==> flow/design.v <==
module fullAdder (a,b,cin,sum,ca); 
input a,b,cin;
output sum,ca;
assign sum = a ^ b ^ cin; 
assign ca= (a&b) | (a&cin) |(cin&b) ; 
endmodule
module fourBitAdder(a,b,cin,sum,ca);
input[3:0] a,b;
input [3:0]cin;
output [3:0] sum;
output [3:0]ca;
fullAdder FA_0(a[0],b[0],cin[0],sum[0],ca[0]);
fullAdder FA_1(a[1],b[1],cin[1],sum[1],ca[1]);
fullAdder FA_2(a[2],b[2],cin[2],sum[2],ca[2]);
fullAdder FA_3(a[3],b[3],cin[3],sum[3],ca[3]);
endmodule
module sixtBitAdder(a,b,cin,sum,ca);
input[15:0] a,b;
input [15:0]cin;
output[15:0] sum;
output [15:0]ca;
fourBitAdder FA_0(a[3:0],b[3:0],cin[3:0],sum[3:0],ca[3:0]);
fourBitAdder FA_1(a[7:4],b[7:4],cin[7:4],sum[7:4],ca[7:4]);
fourBitAdder FA_2(a[11:8],b[11:8],cin[11:8],sum[11:8],ca[11:8]);
fourBitAdder FA_3(a[15:12],b[15:12],cin[15:12],sum[15:12],ca[15:12]);
endmodule
module thirtBitAdder(a,b,cin,sum,ca);
input[31:0] a,b;
input [31:0]cin;
output[31:0] sum;
output [31:0]ca;
sixtBitAdder FA_0(a[15:0],b[15:0],cin[15:0],sum[15:0],ca[15:0]);
sixtBitAdder FA_1(a[31:16],b[31:16],cin[31:16],sum[31:16],ca[31:16]);
endmodule
module sixtyBitAdder(a,b,cin,sum,ca);
input [64:0] a,b;
input [64:0]cin;
output[64:0] sum;
output [64:0]ca;
assign ca[0]=1'b0;
assign sum[64:48]=17'b0;               
assign ca[64:49]=16'b0;
thirtBitAdder FA_0(a[31:0],b[31:0],cin[31:0],sum[31:0],ca[32:1]);
sixtBitAdder FA_1(a[47:32],b[47:32],cin[47:32],sum[47:32],ca[48:33]);
endmodule
module three_fa(sum,ca,a);
input [8:0][64:0]a;
output [2:0][64:0]sum,ca;
sixtyBitAdder a_0(a[0],a[1],a[2],sum[0],ca[0]);
sixtyBitAdder a_1(a[3],a[4],a[5],sum[1],ca[1]);
sixtyBitAdder a_2(a[6],a[7],a[8],sum[2],ca[2]);
endmodule
module three_fam(sum,ca,s,c);
input [4:0][64:0]s;
input [3:0][64:0]c;
output  [2:0][64:0]sum,ca;
sixtyBitAdder a_0(s[0],s[1],c[0],sum[0],ca[0]);
sixtyBitAdder a_1(c[1],s[2],c[2],sum[1],ca[1]);
sixtyBitAdder a_2(s[3],s[4],c[3],sum[2],ca[2]);
endmodule
module ppg(c,a,b);
input[31:0] a,b;
output reg[31:0][64:0] c;
reg [64:0] pp;
integer i,j;
always@(*)
begin
for(i=0;i<32;i+=1)
begin
pp=65'h0000_0000_0000_0000;
for(j=0;j<32;j+=1)
begin
pp[j+i]= a[j] & b[i];
end
c[i]=pp;
end
end
endmodule
module dff_lvl_1 (input [31:0][64:0]d,input [32:1]a2,input [32:1]b2,input [9:1]exp_c,input sign_c,input rst,input clk,output reg [31:0][64:0] q,output reg [74:1] comb);  
    always@(posedge clk )  
       if (!rst)  
       begin
          q <= 0;
          comb <= 0;
       end
       else  
       begin
          q <= d;
          comb[32:1] <= a2;
          comb[64:33] <= b2;
          comb[73:65] <= exp_c;
          comb[74] <= sign_c;  
       end
endmodule  
module dff_lvl_2 (input [9:0][64:0]d1,input [9:0][64:0]d2,input [74:1] comb,input rst,input clk,output reg [9:0][64:0] q1,output reg [9:0][64:0] q2,output reg [74:1] comb1);  
    always@(posedge clk )  
       if (!rst)  
       begin
          q1 <= 0; 
          q2 <= 0;
          comb1<=0; 
       end
       else  
       begin
          q1 <= d1;  
          q2 <= d2;
          comb1<=comb;
       end
endmodule  
module dff_lvl_3 (input [6:0][64:0]d1,input [6:0][64:0]d2,input [74:1] comb,input rst,input clk,output reg [6:0][64:0] q1,output reg [6:0][64:0] q2,output reg [74:1] comb1);  
    always@(posedge clk )  
       if (!rst)  
       begin
          q1 <= 0; 
          q2 <= 0; 
          comb1<=0; 
       end
       else  
       begin
          q1 <= d1;  
          q2 <= d2;
          comb1<=comb;
       end
endmodule  
module dff_lvl_4 (input [4:0][64:0]d1,input [4:0][64:0]d2,input [74:1] comb,input rst,input clk,output reg [4:0][64:0] q1,output reg [4:0][64:0] q2,output reg [74:1] comb1);  
    always@(posedge clk )  
       if (!rst)  
       begin
          q1 <= 0; 
          q2 <= 0; 
          comb1<=0; 
       end
       else  
       begin
          q1 <= d1;  
          q2 <= d2;
          comb1<=comb;
       end
endmodule  
module dff_lvl_5 (input [2:0][64:0]d1,input [2:0][64:0]d2,input [74:1] comb,input rst,input clk,output reg [2:0][64:0] q1,output reg [2:0][64:0] q2,output reg [74:1] comb1);  
    always@(posedge clk )  
       if (!rst)  
       begin
          q1 <= 0; 
          q2 <= 0; 
          comb1<=0; 
       end
       else  
       begin
          q1 <= d1;  
          q2 <= d2;
          comb1<=comb;
       end
endmodule  
module dff_lvl_6 (input [1:0][64:0]d1,input [1:0][64:0]d2,input [74:1] comb,input rst,input clk,output reg [1:0][64:0] q1,output reg [1:0][64:0] q2,output reg [74:1] comb1);  
    always@(posedge clk )  
       if (!rst)  
       begin
          q1 <= 0; 
          q2 <= 0; 
          comb1<=0; 
       end
       else  
       begin
          q1 <= d1;  
          q2 <= d2;
          comb1<=comb;
       end
endmodule  
module dff_lvl_7 (input [64:0]d1,input [64:0]d2,input [74:1] comb,input rst,input clk,output reg [64:0] q1,output reg [64:0] q2,output reg [74:1] comb1);  
    always@(posedge clk )  
       if (!rst)  
       begin
          q1 <= 0; 
          q2 <= 0;
          comb1<=0;  
       end
       else  
       begin
          q1 <= d1;  
          q2 <= d2;
          comb1<=comb;
       end
endmodule  
module kpga(x,ai,bi);
input ai,bi;
output reg[7:0] x;
always @(ai or bi)
if(ai==bi)
begin
if(ai==0)
x="k";
else
x="g";
end
else
x="p";
endmodule
module kpgga(x,ai,bi);
input [7:0] ai,bi;
output [7:0][7:0]x;
kpga kpg_0(x[0],ai[0],bi[0]);
kpga kpg_1(x[1],ai[1],bi[1]);
kpga kpg_2(x[2],ai[2],bi[2]);
kpga kpg_3(x[3],ai[3],bi[3]);
kpga kpg_4(x[4],ai[4],bi[4]);
kpga kpg_5(x[5],ai[5],bi[5]);
kpga kpg_6(x[6],ai[6],bi[6]);
kpga kpg_7(x[7],ai[7],bi[7]);
endmodule
module lvl #(parameter K=0) (y,x);
input [47:0][7:0]x;
output reg [47:0][7:0] y ;
integer i;
always@(*)
begin 
for(i=0;i<48;i=i+1)
begin
y[i]=x[i];
end 
for(i=47;(i-2**K)>=0;i=i-1)
begin 
if(y[i]=="k") 
begin
y[i]="k";
end 
else if(y[i]=="p")  
begin
if(y[i-2**K]=="k")
y[i]="k";
else if(y[i-2**K]=="p")
y[i]="p";
else
y[i]="g";
end
else  
begin
y[i]="g";
end 
end 
end 
endmodule
module dff_lvl (input [47:0][7:0]d,input [74:1] comb,input rst,input clk,output reg [47:0][7:0] q,output reg[47:0] wire1,output reg[47:0] wire2,input [47:0]a,input [47:0]b,output reg [74:1] comb1);  
    always@(posedge clk )  
       if (!rst)  
       begin
          q <= 0;
          wire1<=0;
          wire2<=0;  
          comb1<=0;
       end
       else  
       begin
          q <= d;  
          wire1<=a;
          wire2<=b;
          comb1<=comb;
       end
endmodule  
module dff (input [47:0]a,input [47:0]b,input [74:1] comb,input rst,input clk,output reg [47:0] c,output reg [47:0] d,output reg [74:1] comb1);  
    always @ (posedge clk )  
    begin
       if (!rst)  
       begin
         c <= 0; 
         d <= 0; 
         comb1<=0;
       end
       else  
       begin
          c <= a;
          d <= b;
          comb1<=comb;  
       end
    end
endmodule  
module ppca(y,x,comb,rst,clk,a,b,c,d,combn);
input [47:0][7:0]x;
input [47:0] a,b;
input [74:1] comb;
wire [47:0][7:0]reg1,reg2,reg3,reg4,reg5,reg6;
wire[47:0] wire6,wire7,wire8,wire9,wire10,wire11,wire12,wire13,wire14,wire15,wire16,wire17;
output  [47:0][7:0] y ;
output [47:0] c,d;
output [74:1] combn;
wire  [47:0][7:0] wire1,wire2,wire3,wire4,wire5,wire18 ;
wire [74:1] comb1,comb2,comb3,comb4,comb5,comb6;
input rst,clk;
dff_lvl c1(x,comb,rst,clk,reg1,wire6,wire7,a,b,comb1);  
lvl #(0) m1(wire1,reg1);
dff_lvl c2(wire1,comb1,rst,clk,reg2,wire8,wire9,wire6,wire7,comb2);  
lvl #(1) m2(wire2,reg2);
dff_lvl c3(wire2,comb2,rst,clk,reg3,wire10,wire11,wire8,wire9,comb3);  
lvl #(2) m3(wire3,reg3);
dff_lvl c4(wire3,comb3,rst,clk,reg4,wire12,wire13,wire10,wire11,comb4);  
lvl #(3) m4(wire4,reg4);
dff_lvl c5(wire4,comb4,rst,clk,reg5,wire14,wire15,wire12,wire13,comb5);  
lvl #(4) m5(wire5,reg5);
dff_lvl c6(wire5,comb5,rst,clk,reg6,wire16,wire17,wire14,wire15,comb6);  
lvl #(5) m6(wire18,reg6);
dff_lvl c7(wire18,comb6,rst,clk,y,c,d,wire16,wire17,combn);  
endmodule
module addera(si,a,b,xin,comb,clk,rst,comb2);
input [47:0] a,b;
input[7:0] xin;
wire [48:0][7:0]x;
integer i;
input clk,rst;
input [74:1] comb;
wire [47:0] c,d,e,f;
wire [47:0][7:0] y ;
  output reg[47:0] si;
wire [74:1] comb1;
output [74:1] comb2;
dff m1(a,b,comb,rst,clk,c,d,comb1);   
kpgga kpg_0(x[8:1],c[7:0],d[7:0]);
kpgga kpg_1(x[16:9],c[15:8],d[15:8]);
kpgga kpg_2(x[24:17],c[23:16],d[23:16]);
kpgga kpg_3(x[32:25],c[31:24],d[31:24]);
kpgga kpg_4(x[40:33],c[39:32],d[39:32]);
kpgga kpg_5(x[48:41],c[47:40],d[47:40]);
assign x[0]=xin;
ppca ppc_0(y[47:0],x[47:0],comb1,rst,clk,c,d,e,f,comb2);
always@(*)
begin
for(i=0;i<48;i=i+1)
begin
if(y[i]=="k")
si[i]=(e[i]^f[i])^0;
else
si[i]=(e[i]^f[i])^1;
end
end
endmodule
module wallace(c,a,b,a2,b2,exp_c,sign_c,clk,rst,a3,b3,exp_c3,sign_c3);
input [32:0] a,b;
output[64:0] c;
input [32:1] a2,b2;
output [32:1] a3,b3;
input sign_c;
output sign_c3;
input [9:1]exp_c;
output [9:1]exp_c3;
wire [74:1] comb1,comb2,comb3,comb4,comb5,comb6,comb7,comb8,comb9,comb10;
wire [7:0]xin;
input clk,rst;
assign xin="k";
wire [31:0][64:0] pp;
wire [31:0][64:0] pp_c;
ppg ppg_0(pp_c,a[31:0],b[31:0]);
dff_lvl_1 m1(pp_c,a2,b2,exp_c,sign_c,rst,clk,pp,comb1);  
wire  [9:0][64:0] sum_c,ca_c,sum,ca;
three_fa a_0(sum_c[2:0],ca_c[2:0],pp[8:0]);
three_fa a_1(sum_c[5:3],ca_c[5:3],pp[17:9]);
three_fa a_2(sum_c[8:6],ca_c[8:6],pp[26:18]);
sixtyBitAdder a_3(pp[27],pp[28],pp[29],sum_c[9],ca_c[9]);
dff_lvl_2 m2(sum_c,ca_c,comb1,rst,clk,sum,ca,comb2);  
wire [6:0][64:0] sum2_c,ca2_c,sum2,ca2;
three_fam a_4(sum2_c[2:0],ca2_c[2:0],sum[4:0],ca[3:0]);
three_fam a_5(sum2_c[5:3],ca2_c[5:3],ca[8:4],sum[8:5]);
sixtyBitAdder a_6(sum[9],ca[9],pp[30],sum2_c[6],ca2_c[6]);
dff_lvl_3 m3(sum2_c,ca2_c,comb2,rst,clk,sum2,ca2,comb3);  
wire [4:0][64:0] sum3_c,ca3_c,sum3,ca3;
three_fam a_7(sum3_c[2:0],ca3_c[2:0],sum2[4:0],ca2[3:0]);
sixtyBitAdder a_8(sum2[5],ca2[4],ca2[5],sum3_c[3],ca3_c[3]);
sixtyBitAdder a_9(sum2[6],ca2[6],pp[31],sum3_c[4],ca3_c[4]);
dff_lvl_4 m4(sum3_c,ca3_c,comb3,rst,clk,sum3,ca3,comb4);  
wire [2:0][64:0] sum4_c,ca4_c,sum4,ca4;
three_fam a_10(sum4_c[2:0],ca4_c[2:0],sum3[4:0],ca3[3:0]);
dff_lvl_5 m5(sum4_c,ca4_c,comb4,rst,clk,sum4,ca4,comb5);  
wire [1:0][64:0] sum5_c,ca5_c,sum5,ca5;
sixtyBitAdder a_11(sum4[0],sum4[1],ca4[0],sum5_c[0],ca5_c[0]);
sixtyBitAdder a_12(sum4[2],ca4[1],ca4[2],sum5_c[1],ca5_c[1]);
dff_lvl_6 m6(sum5_c,ca5_c,comb5,rst,clk,sum5,ca5,comb6);  
wire [64:0] sum6_c,ca6_c,sum6,ca6;
sixtyBitAdder a_13(sum5[0],sum5[1],ca5[0],sum6_c,ca6_c);
dff_lvl_7 m7(sum6_c,ca6_c,comb6,rst,clk,sum6,ca6,comb7);  
wire [64:0] sum7_c,ca7_c,sum7,ca7;
reg [64:0] ca5_d;                   
always@(posedge clk)
    if (!rst)
        ca5_d <= 0;
    else
        ca5_d <= ca5[1];
sixtyBitAdder a_14(sum6,ca5_d,ca6,sum7_c,ca7_c);
dff_lvl_7 m8(sum7_c,ca7_c,comb7,rst,clk,sum7,ca7,comb8);  
wire [64:0] sum8_c,ca8_c,sum8,ca8;
sixtyBitAdder a_15(sum7,ca3[4],ca7,sum8_c,ca8_c);
dff_lvl_7 m9(sum8_c,ca8_c,comb8,rst,clk,sum8,ca8,comb9); 
addera a_16(c[47:0],sum8[47:0],ca8[47:0],xin,comb9,clk,rst,comb10);
assign a3=comb10[32:1];
assign b3=comb10[64:33];
assign exp_c3=comb10[73:65];
assign sign_c3=comb10[74];
assign c[64:48]=0;                   
endmodule
module getval(
    input [32:1] a,
    input [32:1] b,
    output reg [32:1] man_a,
    output reg [32:1] man_b,
    output reg [8:1] exp_a,
    output reg [8:1] exp_b,
    output reg sign_a,
    output reg sign_b
);
always@(*)begin
    man_a={32'b0};
    man_b={32'b0};
    man_a [23:1] = a[23:1];
    man_b [23:1] = b[23:1];
    exp_a =a[31:24];
    exp_b =b[31:24];
    sign_a =a[32];
    sign_b =b[32];
    man_a[24]=1'b1;  
    man_b[24]=1'b1;  
    end
endmodule
module mux21(input [9:1] exp_c,input [32:1] a,input [32:1] b,output [9:1] exp_cs);
wire [9:1]exp_c2,sel;
wire s;
assign exp_c2=9'b1111_1111_1;
wire [9:1]t1,t2,t3;
assign s=((exp_c>255) ||(a[31:24]==255) ||(b[31:24]==255) );
assign sel={8{s}};
assign t1=exp_c2 & sel;
assign t2=exp_c & (~sel);
assign t3=t1|t2;
assign exp_cs=t3;
endmodule
module mux22(input ch,input [9:1]exp_c,output [9:1] exp_cs);
assign exp_cs=exp_c+ch;
endmodule
module mux23(input [65:1] man_c,input [32:1] a,input [32:1] b,output [65:1] man_cs);
wire [65:1]t1,t2,t3,t4,t5,t6,sel,sel2,man_c2,man_c3;
wire s,s2;
assign s=(a[23:1]!=0 || b[23:1]!=0);
assign sel={65{s}};
assign man_c2=65'h0000_0010_0000_0000;
assign man_c3={65{1'b0}};
assign t1=sel &man_c2;
assign t2=man_c3 & (~sel);
assign t3=t1|t2;
assign s2=( ((a[31:24]==255 && a[23:1]!=0) || (b[31:24]==255 && b[23:1]!=0)) || ((a[31:24]==255 && a[23:1]==0) || (b[31:24]==255 && b[23:1]==0)) );
assign sel2={65{s2}};
assign t4=sel2 & t3;
assign t5=man_c &(~sel2);
assign t6=t4 | t5;
assign man_cs=t6;
endmodule
module mux24(input ch,input [65:1] man_cs,input [9:1]exp_cs,input [32:1] a,input [32:1] b,output [31:1] c);
wire [65:1]t1,t2,t3,sel,man_c2,man_c3;
reg [65:1] t7;
wire s;
assign s=(a[31:1]==0 || b[31:1]==0);
assign sel={65{s}};
assign man_c2=man_cs;
assign man_c3={65{1'b0}};
assign t1=man_c3 & sel;
assign t2=man_c2 & (~sel);
assign t3=t1|t2;
wire [9:1] t4,t5,t6,sel2,exp_c2,exp_c3;
assign sel2={9{s}};
assign exp_c2={9{1'b0}};
assign exp_c3=exp_cs;
assign t4= exp_c2 & sel2;
assign t5= exp_c3 & (~sel2);
assign t6=t4|t5;
always@(*)
if(ch==1'b1)
t7[47:25]=t3[47:25];
else
t7[47:25]=t3[46:24];
assign c[23:1]=t7[47:25];
assign c[31:24] =t6[8:1];
endmodule
module dff_lvl_p2 (input [31:0]a1,input [31:0]a2,input [32:0]d1,input [32:0]d2,input [7:0]d3,input [7:0]d4,input d5,input d6,input rst,input clk,output reg [31:0] b1,output reg [31:0] b2,output reg [32:0] q1,output reg [32:0] q2,output reg [7:0] q3,output reg [7:0] q4,output reg q5,output reg q6);  
     always@(posedge clk )  
       if (!rst)  
       begin
          q1 <= 0;
          q2 <= 0;
          q3 <= 0;
          q4 <= 0;
          q5 <= 0;
          q6 <= 0;
          b1 <= 0;
          b2 <= 0; 
       end
       else  
       begin
          q1 <= d1;
          q2 <= d2;
          q3 <= d3;
          q4 <= d4;
          q5 <= d5;
          q6 <= d6;
          b1 <= a1;
          b2 <= a2;  
       end
endmodule  
module dff_lvl_p1 (input [32:1]a,input [32:1]b,input rst,input clk,output reg [31:0] c,output reg [31:0] d);  
    always@(posedge clk )  
       if (!rst)  
       begin
          c <= 0; 
          d <= 0; 
       end
       else  
       begin
          c <= a;  
          d <= b;
       end
endmodule 
module dff_lvl_p3 (input a,input [8:1]b,input [32:1]c,input rst,input clk,output reg [31:0] q);  
    always@(posedge clk )  
       if (!rst)  
       begin
          q <= 0; 
       end
       else  
       begin
          q[31]<=a;
          q[30:23]<=b;
          q[22:0]<=c[23:1];
       end
endmodule  
module fpm(
    input [32:1] a,
    input [32:1] b,
    input clk,
    input rst,
    input in_valid,
    output  [32:1] c,
    output out_valid
    );
wire [33:1] w_MAN_a,w_MAN_a2;         
wire [33:1] w_MAN_b,w_MAN_b2;         
wire [8:1] exp_a,exp_b,exp_a2,exp_b2;        
wire [32:1] a1,b1,a2,b2,a3,b3;      
wire sign_a,sign_b,sign_a2,sign_b2;          
reg sign_c;
wire sign_c3;                                
reg [9:1] r_EXP_c;
wire [9:1] w_EXP_c3;                         
wire [9:1] w_EXP_cs;
wire [9:1] w_EXP_cs2;
wire [65:1] w_MAN_c;                         
wire [65:1] w_MAN_cs;
assign w_MAN_a[33]=1'b0;
assign w_MAN_b[33]=1'b0;
reg [19:1] r_VALID;
always@(posedge clk)
    if (!rst)
        r_VALID <= 0;
    else
        r_VALID <= {r_VALID[18:1],in_valid};
assign out_valid=r_VALID[19];
dff_lvl_p1 p1(a,b,rst,clk,a1,b1);
getval m0(a1,b1,w_MAN_a[32:1],w_MAN_b[32:1],exp_a,exp_b,sign_a,sign_b);           
dff_lvl_p2 p2(a1,b1,w_MAN_a,w_MAN_b,exp_a,exp_b,sign_a,sign_b,rst,clk,a2,b2,w_MAN_a2,w_MAN_b2,exp_a2,exp_b2,sign_a2,sign_b2);
always@(*)
begin
    sign_c=sign_a2^sign_b2;
    r_EXP_c=exp_a2+exp_b2-127;
end
wallace m1(w_MAN_c,w_MAN_a2,w_MAN_b2,a2,b2,r_EXP_c,sign_c,clk,rst ,a3,b3,w_EXP_c3,sign_c3 );                                              
    mux22 m2(w_MAN_c[48],w_EXP_c3,w_EXP_cs);             
    mux21 m3(w_EXP_cs,a3,b3,w_EXP_cs2);                  
    mux23 m4(w_MAN_c,a3,b3,w_MAN_cs);                    
    mux24 m5(w_MAN_c[48],w_MAN_cs,w_EXP_cs2,a3,b3,c[31:1]);    
assign c[32]=sign_c3;
endmodule
## Step by step through the tools: fpm

What the tools print for fpm, step after step.
Lines are those of the file above, counted from 1.
A cell with -- has no value.

- Top module: fpm
- Clock: clk
- Cell library: sky130hd
- Library corner: tt_025C_1v80

## Word-level counts

Yosys after proc, flatten, opt, wreduce and memory -nomap, before mapping. Memory bits, and registers merged into a memory's read port (data or address), are not among the register bits. Print and check cells are not counted.

- Register bits after elaboration: 6543
- Bits of input ports: 67
- Output and inout bits: 33
- Word-level cells: 7221

- Add/sub/neg operators: 3
- Magnitude comparators: 1
- Eq/ne operators: 585
- Mux-type cells: 996
- Bitwise logic cells: 4650
- Reduce/logical cells: 467

Operators with widths:

| operator | count |
|---|---|
| 4-bit two-way mux | 722 |
| 7-bit equality test (second input constant) | 356 |
| 1-bit bitwise AND | 2225 |
| 1-bit XOR | 1204 |
| 5-bit two-way mux | 225 |
| 1-bit OR | 974 |
| 8-bit by 7-bit equality test with 1-bit output (second input constant) | 94 |
| 4-bit OR reduction | 178 |
| 6-bit equality test (second input constant) | 88 |
| 2-bit OR reduction | 225 |
| 1-bit NOT | 236 |
| 2-bit AND reduction | 47 |
| 47-bit bitwise AND | 2 |
| 47-bit NOT | 2 |
| 31-bit zero test | 2 |
| 1-bit two-way mux | 48 |
| 47-bit by 37-bit bitwise AND with 47-bit output | 1 |
| 47-bit OR | 1 |
| 23-bit zero test | 2 |
| 23-bit nonzero test | 2 |
| 1-bit equality test | 38 |
| 5-bit equality test (second input constant) | 7 |
| 23-bit two-way mux | 1 |
| 8-bit equality test (second input constant) | 2 |
| 8-bit bitwise AND | 2 |
| 8-bit NOT | 2 |
| 8-bit by 8-bit adder with 9-bit output | 1 |
| 9-bit by 1-bit adder with 9-bit output | 1 |

Not listed: further kinds 5, cells in them 14.

## Logic depth

Longest topological path by Yosys (ltp), each cell counted once; first at word level (registers and memories cut), then after technology mapping (sequential cells cut; the memories' decode and read muxes count).

- Depth in word-level cells: 11
- ABC_AREA: 0
- Depth in mapped cells: 11
- Gate-level depth less buffers: 10

## Mapped cells and area

Source: synth_stat.txt of the flow (Yosys; design flattened, memories mapped). It holds for the ABC_AREA given above (unset counts as 0); a run with the other value may have another netlist.
The area totals of this step are shown rounded.

Cell types:

| cell | count |
|---|---|
| sky130_fd_sc_hd__dfxtp_1 | 4959 |
| sky130_fd_sc_hd__and2_1 | 3590 |
| sky130_fd_sc_hd__fa_1 | 488 |
| sky130_fd_sc_hd__and3_1 | 706 |
| sky130_fd_sc_hd__ha_1 | 205 |
| sky130_fd_sc_hd__clkbuf_1 | 653 |
| sky130_fd_sc_hd__nor2_1 | 598 |
| sky130_fd_sc_hd__nand2_1 | 380 |
| sky130_fd_sc_hd__a21oi_1 | 262 |
| sky130_fd_sc_hd__nor3_1 | 223 |
| sky130_fd_sc_hd__nor2b_1 | 116 |
| sky130_fd_sc_hd__nand4b_1 | 78 |
| sky130_fd_sc_hd__xnor2_1 | 77 |
| sky130_fd_sc_hd__o21a_1 | 83 |
| sky130_fd_sc_hd__nand3b_1 | 70 |
| sky130_fd_sc_hd__nand2b_1 | 83 |
| sky130_fd_sc_hd__nand3_1 | 88 |
| sky130_fd_sc_hd__o21ai_0 | 60 |

Other cell types: 43; their cells: 487.

- Cell count: 13206
- Synthesis area: 0.15 mm²
- Flip-flop cells: 4959
- Buffers: 691

By module: a second synthesis without flattening, with its own total; a netlist apart from the flattened one above.

- Cell total of the unflattened synthesis: 33226
- Area (unflattened synthesis): 0.39 mm²

Rows give one instance, submodules left out.

Modules:

| module | times used | cells | area (mm²) | seq. area (mm²) |
|---|---|---|---|---|
| dff_lvl | 7 | 1169 | 0.015 | 0.011 |
| dff_lvl_1 | 1 | 4547 | 0.058 | 0.043 |
| dff_lvl_2 | 1 | 2900 | 0.037 | 0.028 |
| fullAdder | 1440 | 1 | 0.00002 | 0 |
| dff_lvl_3 | 1 | 2077 | 0.026 | 0.02 |
| dff_lvl_4 | 1 | 1528 | 0.02 | 0.014 |
| dff_lvl_7 | 3 | 430 | 0.0056 | 0.0041 |
| ppg | 1 | 2273 | 0.015 | 0 |
| dff_lvl_5 | 1 | 979 | 0.012 | 0.0093 |
| dff_lvl_6 | 1 | 705 | 0.0092 | 0.0067 |
| sixtyBitAdder | 30 | 35 | 0.00026 | 0 |
| lvl #(K=0) | 1 | 756 | 0.006 | 0 |
| lvl #(K=1) | 1 | 745 | 0.0057 | 0 |
| lvl #(K=2) | 1 | 725 | 0.0054 | 0 |

Further modules, not shown: 22.

## Worst setup path after synthesis

Source: OpenSTA report_checks on the synthesized netlist (no wires, ideal clock, input and output delay 20% of the period each), path of least setup slack; recovery checks are left aside. Register names are those of the netlist, which keeps one name where synthesis merged equal registers.

- Path type: reg-to-output
- From: register (no name shown)
- To: output c[29]
- Clock period: 5.0 ns
- External output delay: 1.000 ns
- Arrival: 2.550 ns
- Path slack: 1.450 ns
- Path delay: 2.550 ns
- Driving pins on the path: 12
- Path buffers: 3
- Synthesis period reached: 3.55 ns

"path delay" is the arrival time less input delay plus setup time.
A path that ends at an output port has no setup time.
"driving pins on the path" counts driving pins, that of a launching flip-flop among them; a cell with two outputs on the path counts twice.
"synthesis period reached" = period - worst setup slack (recovery checks aside). The figure is calculated, with input and output delays left at 20% of the set period.

- Cell sequence: sky130_fd_sc_hd__dfxtp_1 -> sky130_fd_sc_hd__buf_2 -> sky130_fd_sc_hd__buf_2 -> sky130_fd_sc_hd__nand3b_1 -> sky130_fd_sc_hd__xnor2_2 -> sky130_fd_sc_hd__inv_1 -> sky130_fd_sc_hd__clkbuf_1 -> sky130_fd_sc_hd__ha_1 -> sky130_fd_sc_hd__ha_1 -> sky130_fd_sc_hd__nand3_1 -> sky130_fd_sc_hd__xor2_1 -> sky130_fd_sc_hd__a31oi_1

RTL lines, path post-synthesis:

| item | RTL line | text |
|---|---|---|
| end: declaration | 535 | `output  [32:1] c,` |

No chain of elaborated cells between the ends is given.

## Path in the finished layout

Path of least setup slack in the final report of flow run 1 (OpenROAD, finished layout, wires in). Where an end is a register, its clock arrival counts in the times.

- Path type: reg-to-output
- From: register (no name shown)
- To: output c[27]
- Clock period: 6.5 ns
- External output delay: 1.30 ns
- Arrival: 4.39 ns
- Path slack: 0.81 ns
- Driving pins on the path: 11
- Path buffers: 2

- Cell sequence: sky130_fd_sc_hd__dfxtp_4 -> sky130_fd_sc_hd__nand3b_1 -> sky130_fd_sc_hd__xnor2_2 -> sky130_fd_sc_hd__buf_4 -> sky130_fd_sc_hd__inv_1 -> sky130_fd_sc_hd__ha_1 -> sky130_fd_sc_hd__ha_1 -> sky130_fd_sc_hd__nand3_1 -> sky130_fd_sc_hd__xor2_1 -> sky130_fd_sc_hd__a31oi_1 -> sky130_fd_sc_hd__clkdlybuf4s50_1

RTL lines, path after layout:

| item | RTL line | text |
|---|---|---|
| end: declaration | 535 | `output  [32:1] c,` |

No chain of elaborated cells between the ends is given.

Data sheet: physical implementation of fpm

Measured data: module fpm, platform sky130hd, 3 stored runs of the flow under differing settings, order arbitrary. Input and output delays are each 20% of the period that was set; the output load is 0.01 pF.
"clock period achieved" means the clock period less the worst setup slack. The figure is calculated, with input and output delays left at 20% of the set period.
"time of the worst setup path" = time allowed to the worst setup path (clock period - input delay - output delay, where it has them) - its slack; a late launch clock adds to it, a late capture clock takes from it.
By "total power of the final layout" is meant OpenSTA's value without simulated activity: inputs other than the clock are taken to toggle once in ten clock periods, and the tool carries that through the logic.
Results are given in rounded form.

### Flow run 1

==> flow/run.sh <==
#!/bin/bash
# the make line also repeats the synthesis and layout settings of config.mk as NAME=value (left out here)
make -C /OpenROAD-flow-scripts/flow DESIGN_CONFIG=/design/flow/config.mk WORK_HOME=/design/flow/orfs CLKGATE_MAP_FILE= finish
==> flow/config.mk <==
export PLATFORM = sky130hd
export DESIGN_NAME = fpm
export DESIGN_NICKNAME = fpm
export VERILOG_FILES = /design/flow/design.v
export SDC_FILE = /design/flow/constraint.sdc
export NUM_CORES = 4
export LEC_CHECK = 0
export CAP_MARGIN = 30
export CELL_PAD_IN_SITES_GLOBAL_PLACEMENT = 3
export CORE_ASPECT_RATIO = 1.22
export CORE_MARGIN = 3
export CORE_UTILIZATION = 28
export CTS_CLUSTER_SIZE = 94
export MAX_ROUTING_LAYER = met5
export PLACE_DENSITY = 0.82
export SETUP_SLACK_MARGIN = -0.26
export SLEW_MARGIN = 5
export TNS_END_PERCENT = 80
==> flow/constraint.sdc <==
create_clock -name core_clock -period 6.5 [get_ports {clk}]
set_input_delay 1.3000 -clock core_clock [delete_from_list [all_inputs] [get_ports {clk}]]
set_output_delay 1.3000 -clock core_clock [all_outputs]
set_load 0.01 [all_outputs]

Results of flow run 1:
- Synthesis area: 0.15 mm²
- Area inside the die boundary: 0.56 mm²
- Utilization after layout: 33%
- Lowest setup slack: 0.81 ns
- Final setup TNS: 0.000 ns
- Worst hold slack after layout: 0.39 ns
- Total power of the final layout: 61 mW
- Clock period achieved: 5.693 ns
- Time of the worst setup path: 4.39 ns
- Worst path kind: reg-to-output

### Flow run 2

==> flow/run.sh <==
#!/bin/bash
# the make line also repeats the synthesis and layout settings of config.mk as NAME=value (left out here)
make -C /OpenROAD-flow-scripts/flow DESIGN_CONFIG=/design/flow/config.mk WORK_HOME=/design/flow/orfs CLKGATE_MAP_FILE= finish
==> flow/config.mk <==
export PLATFORM = sky130hd
export DESIGN_NAME = fpm
export DESIGN_NICKNAME = fpm
export VERILOG_FILES = /design/flow/design.v
export SDC_FILE = /design/flow/constraint.sdc
export NUM_CORES = 4
export LEC_CHECK = 0
export CAP_MARGIN = 20
export CORE_MARGIN = 2
export CORE_UTILIZATION = 35
export SETUP_SLACK_MARGIN = -0.14
export SLEW_MARGIN = 20
==> flow/constraint.sdc <==
create_clock -name core_clock -period 4.8 [get_ports {clk}]
set_input_delay 0.9600 -clock core_clock [delete_from_list [all_inputs] [get_ports {clk}]]
set_output_delay 0.9600 -clock core_clock [all_outputs]
set_load 0.01 [all_outputs]

Results of flow run 2:
- Synthesis area: 0.15 mm²
- Area inside the die boundary: 0.45 mm²
- Utilization after layout: 40%
- Lowest setup slack: 0.017 ns
- Final setup TNS: 0.000 ns
- Worst hold slack after layout: 0.39 ns
- Total power of the final layout: 80 mW
- Clock period achieved: 4.783 ns
- Time of the worst setup path: 3.82 ns
- Worst path kind: reg-to-output

### Flow run 3

==> flow/run.sh <==
#!/bin/bash
# the make line also repeats the synthesis and layout settings of config.mk as NAME=value (left out here)
make -C /OpenROAD-flow-scripts/flow DESIGN_CONFIG=/design/flow/config.mk WORK_HOME=/design/flow/orfs CLKGATE_MAP_FILE= finish
==> flow/config.mk <==
export PLATFORM = sky130hd
export DESIGN_NAME = fpm
export DESIGN_NICKNAME = fpm
export VERILOG_FILES = /design/flow/design.v
export SDC_FILE = /design/flow/constraint.sdc
export NUM_CORES = 4
export LEC_CHECK = 0
export CAP_MARGIN = 20
export CORE_MARGIN = 2
export CORE_UTILIZATION = 35
export SLEW_MARGIN = 20
==> flow/constraint.sdc <==
create_clock -name core_clock -period 5.76 [get_ports {clk}]
set_input_delay 1.1520 -clock core_clock [delete_from_list [all_inputs] [get_ports {clk}]]
set_output_delay 1.1520 -clock core_clock [all_outputs]
set_load 0.01 [all_outputs]

Results of flow run 3:
- Synthesis area: 0.15 mm²
- Area inside the die boundary: 0.45 mm²
- Utilization after layout: 40%
- Lowest setup slack: 0.40 ns
- Final setup TNS: 0.000 ns
- Worst hold slack after layout: 0.36 ns
- Total power of the final layout: 67 mW
- Clock period achieved: 5.360 ns
- Time of the worst setup path: 4.21 ns
- Worst path kind: reg-to-output
